==> flow/design.v <==
`timescale 1ns / 1ps
module axilite(
    input clk, reset, trigger, ARREADY, RVALID, AWREADY, WREADY, BVALID,
    input[4:0] length,
    input[31:0] source_address, destination_address, RDATA,
    output reg done, ARVALID, RREADY, AWVALID, WVALID, BREADY,
    output reg[31:0] ARADDR, AWADDR, WDATA,
    output reg[4:0] r_count, w_count);
    parameter READ_NONE=3'b000,
              READ_ADDR=3'b001,
              READ_DATA=3'b010,
              READ_STORE=3'b011,
              READ_DONE=3'b100;
    parameter WRITE_NONE=3'b000,          
              WRITE_ADDR=3'b001,
              WRITE_DATA=3'b010,
              WRITE_VALID=3'b011,
              WRITE_DONE=3'b100;
    reg [2:0] r_state, w_state;
    reg fifo_rd;
    reg aw_sent, w_sent;
    wire fifo_wr;
    wire fifo_full, fifo_empty;
    wire [31:0] fifo_data;
    wire start;
    wire [4:0] words;
    assign start = trigger && (w_state==WRITE_NONE);
    assign words = {2'b00, length[4:2]};
    assign fifo_wr = (r_state==READ_DATA) && RREADY && RVALID;
    FIFO fifom(.clk(clk), .reset(reset), .FIFO_RD(fifo_rd), .FIFO_WR(fifo_wr), .RDATA(RDATA), .FIFO_EMPTY(fifo_empty), .FIFO_FULL(fifo_full),
                .DATA_OUT(fifo_data));
    always @(posedge clk) begin
        if(reset) begin
            r_state<= READ_NONE;
            ARVALID<=0;
            RREADY<=0;
            r_count<= 0;
         end
         else begin
            case(r_state)
            READ_NONE: begin
                       if(start) begin
                        ARADDR<= source_address;
                        r_count<= words;
                        if(words!=0) begin
                         ARVALID<=1;
                         r_state<= READ_ADDR; end
                        end
                       end
            READ_ADDR: begin
                       if(ARREADY) begin
                       ARVALID<=0;
                       RREADY<=!fifo_full;
                       r_state<= READ_DATA; end
                       end 
            READ_DATA: begin
                       if(!RREADY)
                        RREADY<=!fifo_full;
                       else if(RVALID) begin
                        RREADY<=0;
                        r_count<=r_count-1;
                        r_state<= READ_STORE; end
                       end 
            READ_STORE: begin
                         r_state<=READ_DONE;
                        end
            READ_DONE: begin
                       if(r_count==0)
                        r_state<=READ_NONE;
                       else begin
                        ARADDR<=ARADDR+4; 
                        ARVALID<=1;
                        r_state<=READ_ADDR; end
                       end
            default:   r_state<=READ_NONE;
            endcase
        end
   end 
   always @(posedge clk) begin
           if(reset) begin
            w_state<= WRITE_NONE;
            AWVALID<=0;
            WVALID<=0;
            BREADY<=0;
            fifo_rd<=0;
            aw_sent<=0;
            w_sent<=0;
            done<=0;
            w_count<= 0;
           end
           else begin 
            fifo_rd<=0;
            case(w_state)
            WRITE_NONE: begin
                         if(start) begin
                          AWADDR<=destination_address;
                          w_count<=words;
                          done<=(words==0);
                          if(words!=0)
                           w_state<=WRITE_ADDR;
                          end
                         end
            WRITE_ADDR: begin
                         if(!fifo_empty) begin 
                          fifo_rd<=1; 
                          w_state<=WRITE_VALID; end
                         end
            WRITE_VALID: begin
                         if(!fifo_rd) begin
                          WDATA<=fifo_data;
                          AWVALID<=1;
                          WVALID<=1;
                          aw_sent<=0;
                          w_sent<=0;
                          w_state<=WRITE_DATA; end
                         end
            WRITE_DATA: begin
                         if(AWREADY && AWVALID) begin
                          AWVALID<=0;
                          aw_sent<=1;
                         end
                         if(WREADY && WVALID) begin
                          WVALID<=0;
                          w_sent<=1;
                         end
                         if((aw_sent || (AWREADY && AWVALID)) && (w_sent || (WREADY && WVALID))) begin
                          BREADY<=1;
                          w_state<=WRITE_DONE; end
                        end
            WRITE_DONE: begin
                         if(BVALID) begin
                          BREADY<=0;
                          w_count<=w_count-1;
                          if(w_count==1) begin
                           done<=1;
                           w_state<=WRITE_NONE; end
                          else begin
                           AWADDR<=AWADDR+4;
                           w_state<=WRITE_ADDR; end
                          end
                        end
            default:    w_state<=WRITE_NONE;
            endcase
      end
     end
endmodule
module FIFO(
    input clk, reset, FIFO_RD, FIFO_WR,
    input [31:0] RDATA,
    output FIFO_EMPTY, FIFO_FULL,
    output reg[31:0] DATA_OUT);
    reg[4:0] fifo_depth;
    reg[31:0] fifo_mem[0:15];
    reg[3:0] n,m;
    integer i;
    assign FIFO_EMPTY = (fifo_depth==0);
    assign FIFO_FULL = (fifo_depth==16);
    always @(posedge clk) begin
    if(reset) begin
                n<=0;
                m<=0;
                fifo_depth<=0;
                DATA_OUT<=0;
                for (i=0; i<16; i=i+1) begin
                fifo_mem[i]<=0; 
                end
               end
    else begin
            if(!FIFO_FULL && FIFO_WR)
                begin
                    fifo_mem[n]<=RDATA;
                    n<=(n==15)? 0:n+1;
                end
            if( !FIFO_EMPTY && FIFO_RD )
                begin
                    DATA_OUT<=fifo_mem[m];
                    m<=(m==15)? 0:m+1;
                end
            fifo_depth<=fifo_depth+(!FIFO_FULL && FIFO_WR)-(!FIFO_EMPTY && FIFO_RD);
          end
     end 
endmodule
Step by step through the tools: axilite:

Each step is given for the RTL above and for the edited RTL.
"unedited" refers to lines of the RTL above, "edited" to lines of the edited file.
"difference": "edited" minus "unedited" as printed here. "rel. change": 100 x difference / "unedited".
Operators: Yosys type, input widths -> output width; for muxes data width and select width s.
A cell with -- has no value.

* design top: axilite
* clock port: clk
* standard-cell library: sky130hd
* library corner: tt_025C_1v80

The edit:

The edit as a unified diff against the file above.
This change comes from a script, not from a designer. The edited design behaves differently; no optimisation was intended.

```diff
@@ -53,12 +53,4 @@
                        RREADY<=!fifo_full;
                        r_state<= READ_DATA; end
-                       end 
-            READ_DATA: begin
-                       if(!RREADY)
-                        RREADY<=!fifo_full;
-                       else if(RVALID) begin
-                        RREADY<=0;
-                        r_count<=r_count-1;
-                        r_state<= READ_STORE; end
                        end 
             READ_STORE: begin
```

Word level:

Yosys after proc, flatten, opt, wreduce and memory -nomap, before mapping. Memory bits, and registers merged into a memory's read port (data or address), are not among the register bits. Print and check cells are not counted.
Yosys's memory passes give these memory sizes; they may raise the number of words (mostly to a power of two), join words into wider ones and drop unused or constant bits.

Bit counts
* register bits after elaboration: unedited 134, edited 132, difference -2, rel. change -1.49%
* bits in latches: unedited 0, edited 0, difference 0
* RAM bits: unedited 512, edited 512, difference 0, rel. change 0.00%
* ROM bits: unedited 0, edited 0, difference 0
* memories kept: unedited 1, edited 1, difference 0, rel. change 0.00%
* input port bits: unedited 109, edited 109, difference 0, rel. change 0.00%
* output and inout port bits: unedited 112, edited 112, difference 0, rel. change 0.00%
* cells after elaboration: unedited 162, edited 148, difference -14, rel. change -8.64%

Cells by class
* add/subtract/negate cells: unedited 8, edited 7, difference -1, rel. change -12.50%
* $mul: unedited 0, edited 0, difference 0
* divide/modulo/power cells: unedited 0, edited 0, difference 0
* $lt $le $gt $ge: unedited 0, edited 0, difference 0
* equality and inequality tests: unedited 28, edited 26, difference -2, rel. change -7.14%
* shift operators: unedited 0, edited 0, difference 0
* mux-type cells: unedited 62, edited 53, difference -9, rel. change -14.52%
* bitwise operators: unedited 3, edited 3, difference 0, rel. change 0.00%
* reductions and logical operators: unedited 41, edited 39, difference -2, rel. change -4.88%

Operators by type and width
* $mux 1: unedited 24, edited 21, difference -3, rel. change -12.50%
* $ne 2x2->1 const B: unedited 16, edited 14, difference -2, rel. change -12.50%
* $mux 3: unedited 9, edited 7, difference -2, rel. change -22.22%
* $reduce_bool 2->1: unedited 6, edited 4, difference -2, rel. change -33.33%
* $mux 5: unedited 4, edited 2, difference -2, rel. change -50.00%
* $pmux 1 s2: unedited 7, edited 6, difference -1, rel. change -14.29%
* $reduce_and 3->1: unedited 5, edited 6, difference +1, rel. change +20.00%
* $reduce_and 4->1: unedited 3, edited 2, difference -1, rel. change -33.33%
* $reduce_and 5->1: unedited 3, edited 2, difference -1, rel. change -33.33%
* $pmux 3 s5: unedited 2, edited 1, difference -1, rel. change -50.00%
* $pmux 5 s2: unedited 2, edited 1, difference -1, rel. change -50.00%
* $sub 5x1->5 const B: unedited 2, edited 1, difference -1, rel. change -50.00%
* $reduce_and 2->1: unedited 1, edited 2, difference +1, rel. change +100.00%
* $pmux 3 s4: unedited 0, edited 1, difference +1

Unchanged operator kinds not shown: 24.

Logic depth:

Depth = most cells in a row (Yosys ltp): at word level without a register or memory, in the mapped netlist without a sequential cell, where the memories' decode and read muxes count.

Depth
* word-level depth: unedited 6, edited 6, difference 0, rel. change 0.00%
* ABC_AREA: unedited 0, edited 0
* mapped depth: unedited 14, edited 14, difference 0, rel. change 0.00%
* gate-level depth less buffers: unedited 12, edited 12, difference 0, rel. change 0.00%

Mapped cells and area:

The flow's flattened synthesis, as Yosys stat reports it; memories are mapped. The netlist is that of the ABC_AREA named above (0 if unset); the other value can give another one.

Cell types
* sky130_fd_sc_hd__mux2i_1: unedited 194, edited 130, difference -64, rel. change -32.99%
* sky130_fd_sc_hd__o21ai_0: unedited 100, edited 47, difference -53, rel. change -53.00%
* sky130_fd_sc_hd__nor2_1: unedited 122, edited 82, difference -40, rel. change -32.79%
* sky130_fd_sc_hd__a221oi_1: unedited 34, edited 0, difference -34, rel. change -100.00%
* sky130_fd_sc_hd__mux4_2: unedited 32, edited 65, difference +33, rel. change +103.12%
* sky130_fd_sc_hd__a22oi_1: unedited 0, edited 31, difference +31
* sky130_fd_sc_hd__clkbuf_1: unedited 148, edited 125, difference -23, rel. change -15.54%
* sky130_fd_sc_hd__a21oi_1: unedited 53, edited 37, difference -16, rel. change -30.19%
* sky130_fd_sc_hd__or3_1: unedited 20, edited 6, difference -14, rel. change -70.00%
* sky130_fd_sc_hd__xnor2_1: unedited 18, edited 6, difference -12, rel. change -66.67%
* sky130_fd_sc_hd__a31oi_1: unedited 63, edited 53, difference -10, rel. change -15.87%
* sky130_fd_sc_hd__inv_1: unedited 29, edited 19, difference -10, rel. change -34.48%
* sky130_fd_sc_hd__or2_2: unedited 5, edited 15, difference +10, rel. change +200.00%
* sky130_fd_sc_hd__nand4_1: unedited 17, edited 9, difference -8, rel. change -47.06%
* sky130_fd_sc_hd__nor3_2: unedited 0, edited 8, difference +8
* sky130_fd_sc_hd__nand3_1: unedited 30, edited 23, difference -7, rel. change -23.33%
* sky130_fd_sc_hd__buf_1: unedited 7, edited 14, difference +7, rel. change +100.00%
* sky130_fd_sc_hd__nor3_1: unedited 17, edited 12, difference -5, rel. change -29.41%

Unchanged cell types not shown: 13.
Not every row of either side is listed.

Mapped netlist
* mapped cells: unedited 2373, edited 2115, difference -258, rel. change -10.87%
* chip area (Yosys) (um^2): unedited 30927.2, edited 29679.7, difference -1247.5, rel. change -4.03%
* sequential area (um^2): unedited 19738.9, edited 19658.9, difference -80.0, rel. change -0.41%
* mapped flip-flops: unedited 682, edited 678, difference -4, rel. change -0.59%

The figures by module come from a second, unflattened synthesis with its own total; it is not the netlist above.

Unflattened totals
* cell total of the unflattened synthesis: unedited 2320, edited 2116, difference -204, rel. change -8.79%
* area (unflattened synthesis) (um^2): unedited 31157.4, edited 29917.4, difference -1240.0, rel. change -3.98%

Each row is one instance without its submodules.

Modules, unedited
* FIFO: times used 1, cells 1714, area 24932.7 um^2, sequential area 16275.6 um^2
* axilite: times used 1, cells 606, area 6224.7 um^2, sequential area 3463.3 um^2

Modules, edited
* FIFO: times used 1, cells 1714, area 24932.7 um^2, sequential area 16275.6 um^2
* axilite: times used 1, cells 402, area 4984.8 um^2, sequential area 3383.2 um^2

Worst setup path after synthesis:

OpenSTA on the mapped netlist: ideal clock, no wires. The path of least setup slack (recovery checks aside). Input and output delay are each 20% of the period. Register names are those of the netlist, which keeps one name where synthesis merged equal registers.

Path post-synthesis
* path kind: unedited in2reg, edited in2reg
* start point: unedited input port reset, edited input port RVALID
* end point: unedited memory fifom.fifo_mem[10][0], edited memory fifom.fifo_mem[15][0]
* period (ns): unedited 4.0, edited 4.0, difference 0.0, rel. change 0.00%
* library setup time (ns): unedited 0.466, edited 0.466, difference 0.000
* time at the first pin (ns): unedited 0.800, edited 0.800, difference 0.000, rel. change 0.00%
* arrival (ns): unedited 3.830, edited 3.476, difference -0.354, rel. change -9.24%
* path slack (ns): unedited -0.296, edited 0.058, difference +0.354
* path delay (ns): unedited 3.496, edited 3.142, difference -0.354, rel. change -10.13%
* stages: unedited 5, edited 3, difference -2, rel. change -40.00%
* path buffers: unedited 2, edited 1, difference -1, rel. change -50.00%
* synthesis period reached (ns): unedited 4.296, edited 3.942, difference -0.354, rel. change -8.24%

"path delay" = arrival - input delay + setup time.
"stages" counts driving pins, that of a launching flip-flop among them; a cell with two outputs on the path counts twice.
"synthesis period reached" = period - worst setup slack (recovery checks aside). The figure is calculated, with input and output delays left at 20% of the set period.
Between the ends stands the longest chain of elaborated cells between them, by number of cells; it is not shown to be the way that was timed. Of several equally long chains one is given.
A line is the first line of the expression or statement that the cell stems from. Yosys adds cells for indexed reads and writes and turns some case tables into memories.
unedited: Only ways into the end's enable, where the timed path ends, are counted here.

On the way, post-synthesis, unedited:
* cell sequence: sky130_fd_sc_hd__clkbuf_1 sky130_fd_sc_hd__and4b_1 sky130_fd_sc_hd__buf_2 sky130_fd_sc_hd__nand3_1 sky130_fd_sc_hd__o21ai_0
* length of the longest elaborated chain: 1
* elaborated cells between the ends (all ways): 3
* classes of those cells: 3 x mux

RTL lines, path post-synthesis, unedited
* start: declaration: RTL line 3 `input clk, reset, trigger, ARREADY, RVALID, AWREADY, WREADY, BVALID,`
* $mux 4: RTL line 159 `if(reset) begin`
* end: declaration: RTL line 153 `reg[31:0] fifo_mem[0:15];`

edited: Only ways into the end's enable, where the timed path ends, are counted here.

On the way, post-synthesis, edited:
* cell sequence: sky130_fd_sc_hd__nand4_1 sky130_fd_sc_hd__clkbuf_1 sky130_fd_sc_hd__o21ai_0
* length of the longest elaborated chain: 4
* elaborated cells between the ends (all ways): 6
* classes of those cells: 4 x mux; 2 x reduce/logical

RTL lines, path post-synthesis, edited
* start: declaration: RTL line 3 `input clk, reset, trigger, ARREADY, RVALID, AWREADY, WREADY, BVALID,`
* $logic_and 1x1->1: RTL line 29 `assign fifo_wr = (r_state==READ_DATA) && RREADY && RVALID;`
* $logic_and 1x1->1: RTL line 161 `if(!FIFO_FULL && FIFO_WR)`
* $mux 4: RTL line 161
* $mux 4: RTL line 151 `if(reset) begin`
* end: declaration: RTL line 145 `reg[31:0] fifo_mem[0:15];`

Timing after layout:

From the final timing report of the runs of pair 1: the path of least setup slack in the routed layout; clock arrival at registers is part of the times.

Path after layout
* path kind: unedited reg2reg, edited reg2reg
* start point: unedited register fifom.fifo_depth[3], edited register fifom.fifo_depth[2]
* end point: unedited register fifom.fifo_depth[4], edited register fifom.fifo_depth[4]
* period (ns): unedited 3.12, edited 3.12, difference 0.00, rel. change 0.00%
* library setup time (ns): unedited 0.07, edited 0.07, difference 0.00
* time at the first pin (ns): unedited 0.61, edited 0.60, difference -0.01, rel. change -1.64%
* arrival (ns): unedited 3.50, edited 3.52, difference +0.02, rel. change +0.57%
* path slack (ns): unedited 0.16, edited 0.12, difference -0.04
* stages: unedited 13, edited 13, difference 0, rel. change 0.00%
* path buffers: unedited 0, edited 0, difference 0

Between the ends stands the longest chain of elaborated cells between them, by number of cells; it is not shown to be the way that was timed. Of several equally long chains one is given.

On the way, after layout, unedited:
* cell sequence: sky130_fd_sc_hd__dfxtp_1 sky130_fd_sc_hd__inv_1 sky130_fd_sc_hd__ha_1 sky130_fd_sc_hd__or4b_4 sky130_fd_sc_hd__and2_2 sky130_fd_sc_hd__ha_1 sky130_fd_sc_hd__inv_1 sky130_fd_sc_hd__ha_1 sky130_fd_sc_hd__fa_2 sky130_fd_sc_hd__a21oi_2 sky130_fd_sc_hd__nor2_1 sky130_fd_sc_hd__or3_1 sky130_fd_sc_hd__a21oi_1
* length of the longest elaborated chain: 5
* elaborated cells between the ends (all ways): 8
* classes of those cells: 2 x add/sub; 1 x eq/ne; 5 x reduce/logical

RTL lines, path after layout, unedited
* start: declaration: RTL line 152 `reg[4:0] fifo_depth;`
* start: assignment: RTL line 162 `fifo_depth<=0;`
* start: assignment: RTL line 179 `fifo_depth<=fifo_depth+(!FIFO_FULL && FIFO_WR)-(!FIFO_EMPTY && FIFO_RD);`
* $eq 5x5->1: RTL line 157 `assign FIFO_FULL = (fifo_depth==16);`
* $logic_not 1->1: RTL line 179
* $logic_and 1x1->1: RTL line 179
* $add 5x1->5: RTL line 179
* $sub 5x1->5: RTL line 179
* end: assignment: RTL line 162
* end: assignment: RTL line 179
* end: declaration: RTL line 152

On the way, after layout, edited:
* cell sequence: sky130_fd_sc_hd__dfxtp_1 sky130_fd_sc_hd__inv_1 sky130_fd_sc_hd__ha_1 sky130_fd_sc_hd__or4b_4 sky130_fd_sc_hd__and2_2 sky130_fd_sc_hd__ha_1 sky130_fd_sc_hd__inv_1 sky130_fd_sc_hd__ha_1 sky130_fd_sc_hd__fa_2 sky130_fd_sc_hd__a21oi_1 sky130_fd_sc_hd__nor2_1 sky130_fd_sc_hd__or3_1 sky130_fd_sc_hd__a21oi_2
* length of the longest elaborated chain: 5
* elaborated cells between the ends (all ways): 8
* classes of those cells: 2 x add/sub; 1 x eq/ne; 5 x reduce/logical

RTL lines, path after layout, edited
* start: declaration: RTL line 144 `reg[4:0] fifo_depth;`
* start: assignment: RTL line 154 `fifo_depth<=0;`
* start: assignment: RTL line 171 `fifo_depth<=fifo_depth+(!FIFO_FULL && FIFO_WR)-(!FIFO_EMPTY && FIFO_RD);`
* $eq 5x5->1: RTL line 149 `assign FIFO_FULL = (fifo_depth==16);`
* $logic_not 1->1: RTL line 171
* $logic_and 1x1->1: RTL line 171
* $add 5x1->5: RTL line 171
* $sub 5x1->5: RTL line 171
* end: assignment: RTL line 154
* end: assignment: RTL line 171
* end: declaration: RTL line 144

Measured runs:

Runs of the flow (Yosys, OpenROAD) on both versions; the two runs of a pair have the same settings. The constraints put input and output delay at 20% of the set period each and load the outputs with 0.01 pF.

Flow settings, pair 1:
* CORE_UTILIZATION: 40
* period_ns: 3.12
* CAP_MARGIN: 20
* CORE_MARGIN: 2
* SLEW_MARGIN: 20

Results, pair 1
* post-synthesis cell area (um^2): unedited 30927.2, edited 29679.7, difference -1247.5, rel. change -4.03%
* overall die area (um^2): unedited 79557.8, edited 76394.2, difference -3163.6, rel. change -3.98%
* area of the standard cells in the finished layout (um^2): unedited 37708.7, edited 35788.1, difference -1920.6, rel. change -5.09%
* utilization: unedited 0.495, edited 0.489, difference -0.006
* worst slack on setup checks (ns): unedited 0.159, edited 0.124, difference -0.035
* summed negative setup slack (ns): unedited 0.000, edited 0.000, difference 0.000
* worst hold slack in the final report (ns): unedited 0.369, edited 0.423, difference +0.054
* power consumption (mW): unedited 20.818, edited 19.622, difference -1.196, rel. change -5.75%
* achieved period (ns): unedited 2.961, edited 2.996, difference +0.035, rel. change +1.18%

Flow settings, pair 2:
* CELL_PAD_IN_SITES_DETAIL_PLACEMENT: 0
* CORE_ASPECT_RATIO: 0.63
* CORE_UTILIZATION: 26
* CTS_CLUSTER_DIAMETER: 355
* PLACE_DENSITY_LB_ADDON: 0.28
* SETUP_SLACK_MARGIN: 0.47
* period_ns: 3.08
* CAP_MARGIN: 20
* CORE_MARGIN: 2
* SLEW_MARGIN: 20

Results, pair 2
* post-synthesis cell area (um^2): unedited 30927.2, edited 29679.7, difference -1247.5, rel. change -4.03%
* overall die area (um^2): unedited 121800.0, edited 116943.0, difference -4857.0, rel. change -3.99%
* area of the standard cells in the finished layout (um^2): unedited 38331.8, edited 36480.0, difference -1851.8, rel. change -4.83%
* utilization: unedited 0.325, edited 0.322, difference -0.003
* worst slack on setup checks (ns): unedited 0.407, edited 0.323, difference -0.084
* summed negative setup slack (ns): unedited 0.000, edited 0.000, difference 0.000
* worst hold slack in the final report (ns): unedited 0.399, edited 0.429, difference +0.030
* power consumption (mW): unedited 20.747, edited 19.862, difference -0.885, rel. change -4.27%
* achieved period (ns): unedited 2.673, edited 2.757, difference +0.084, rel. change +3.14%

"achieved period" means the clock period less the worst setup slack. The figure is calculated, with input and output delays left at 20% of the set period.
By "power consumption" is meant OpenSTA's value without simulated activity: inputs other than the clock are taken to toggle once in ten clock periods, and the tool carries that through the logic.
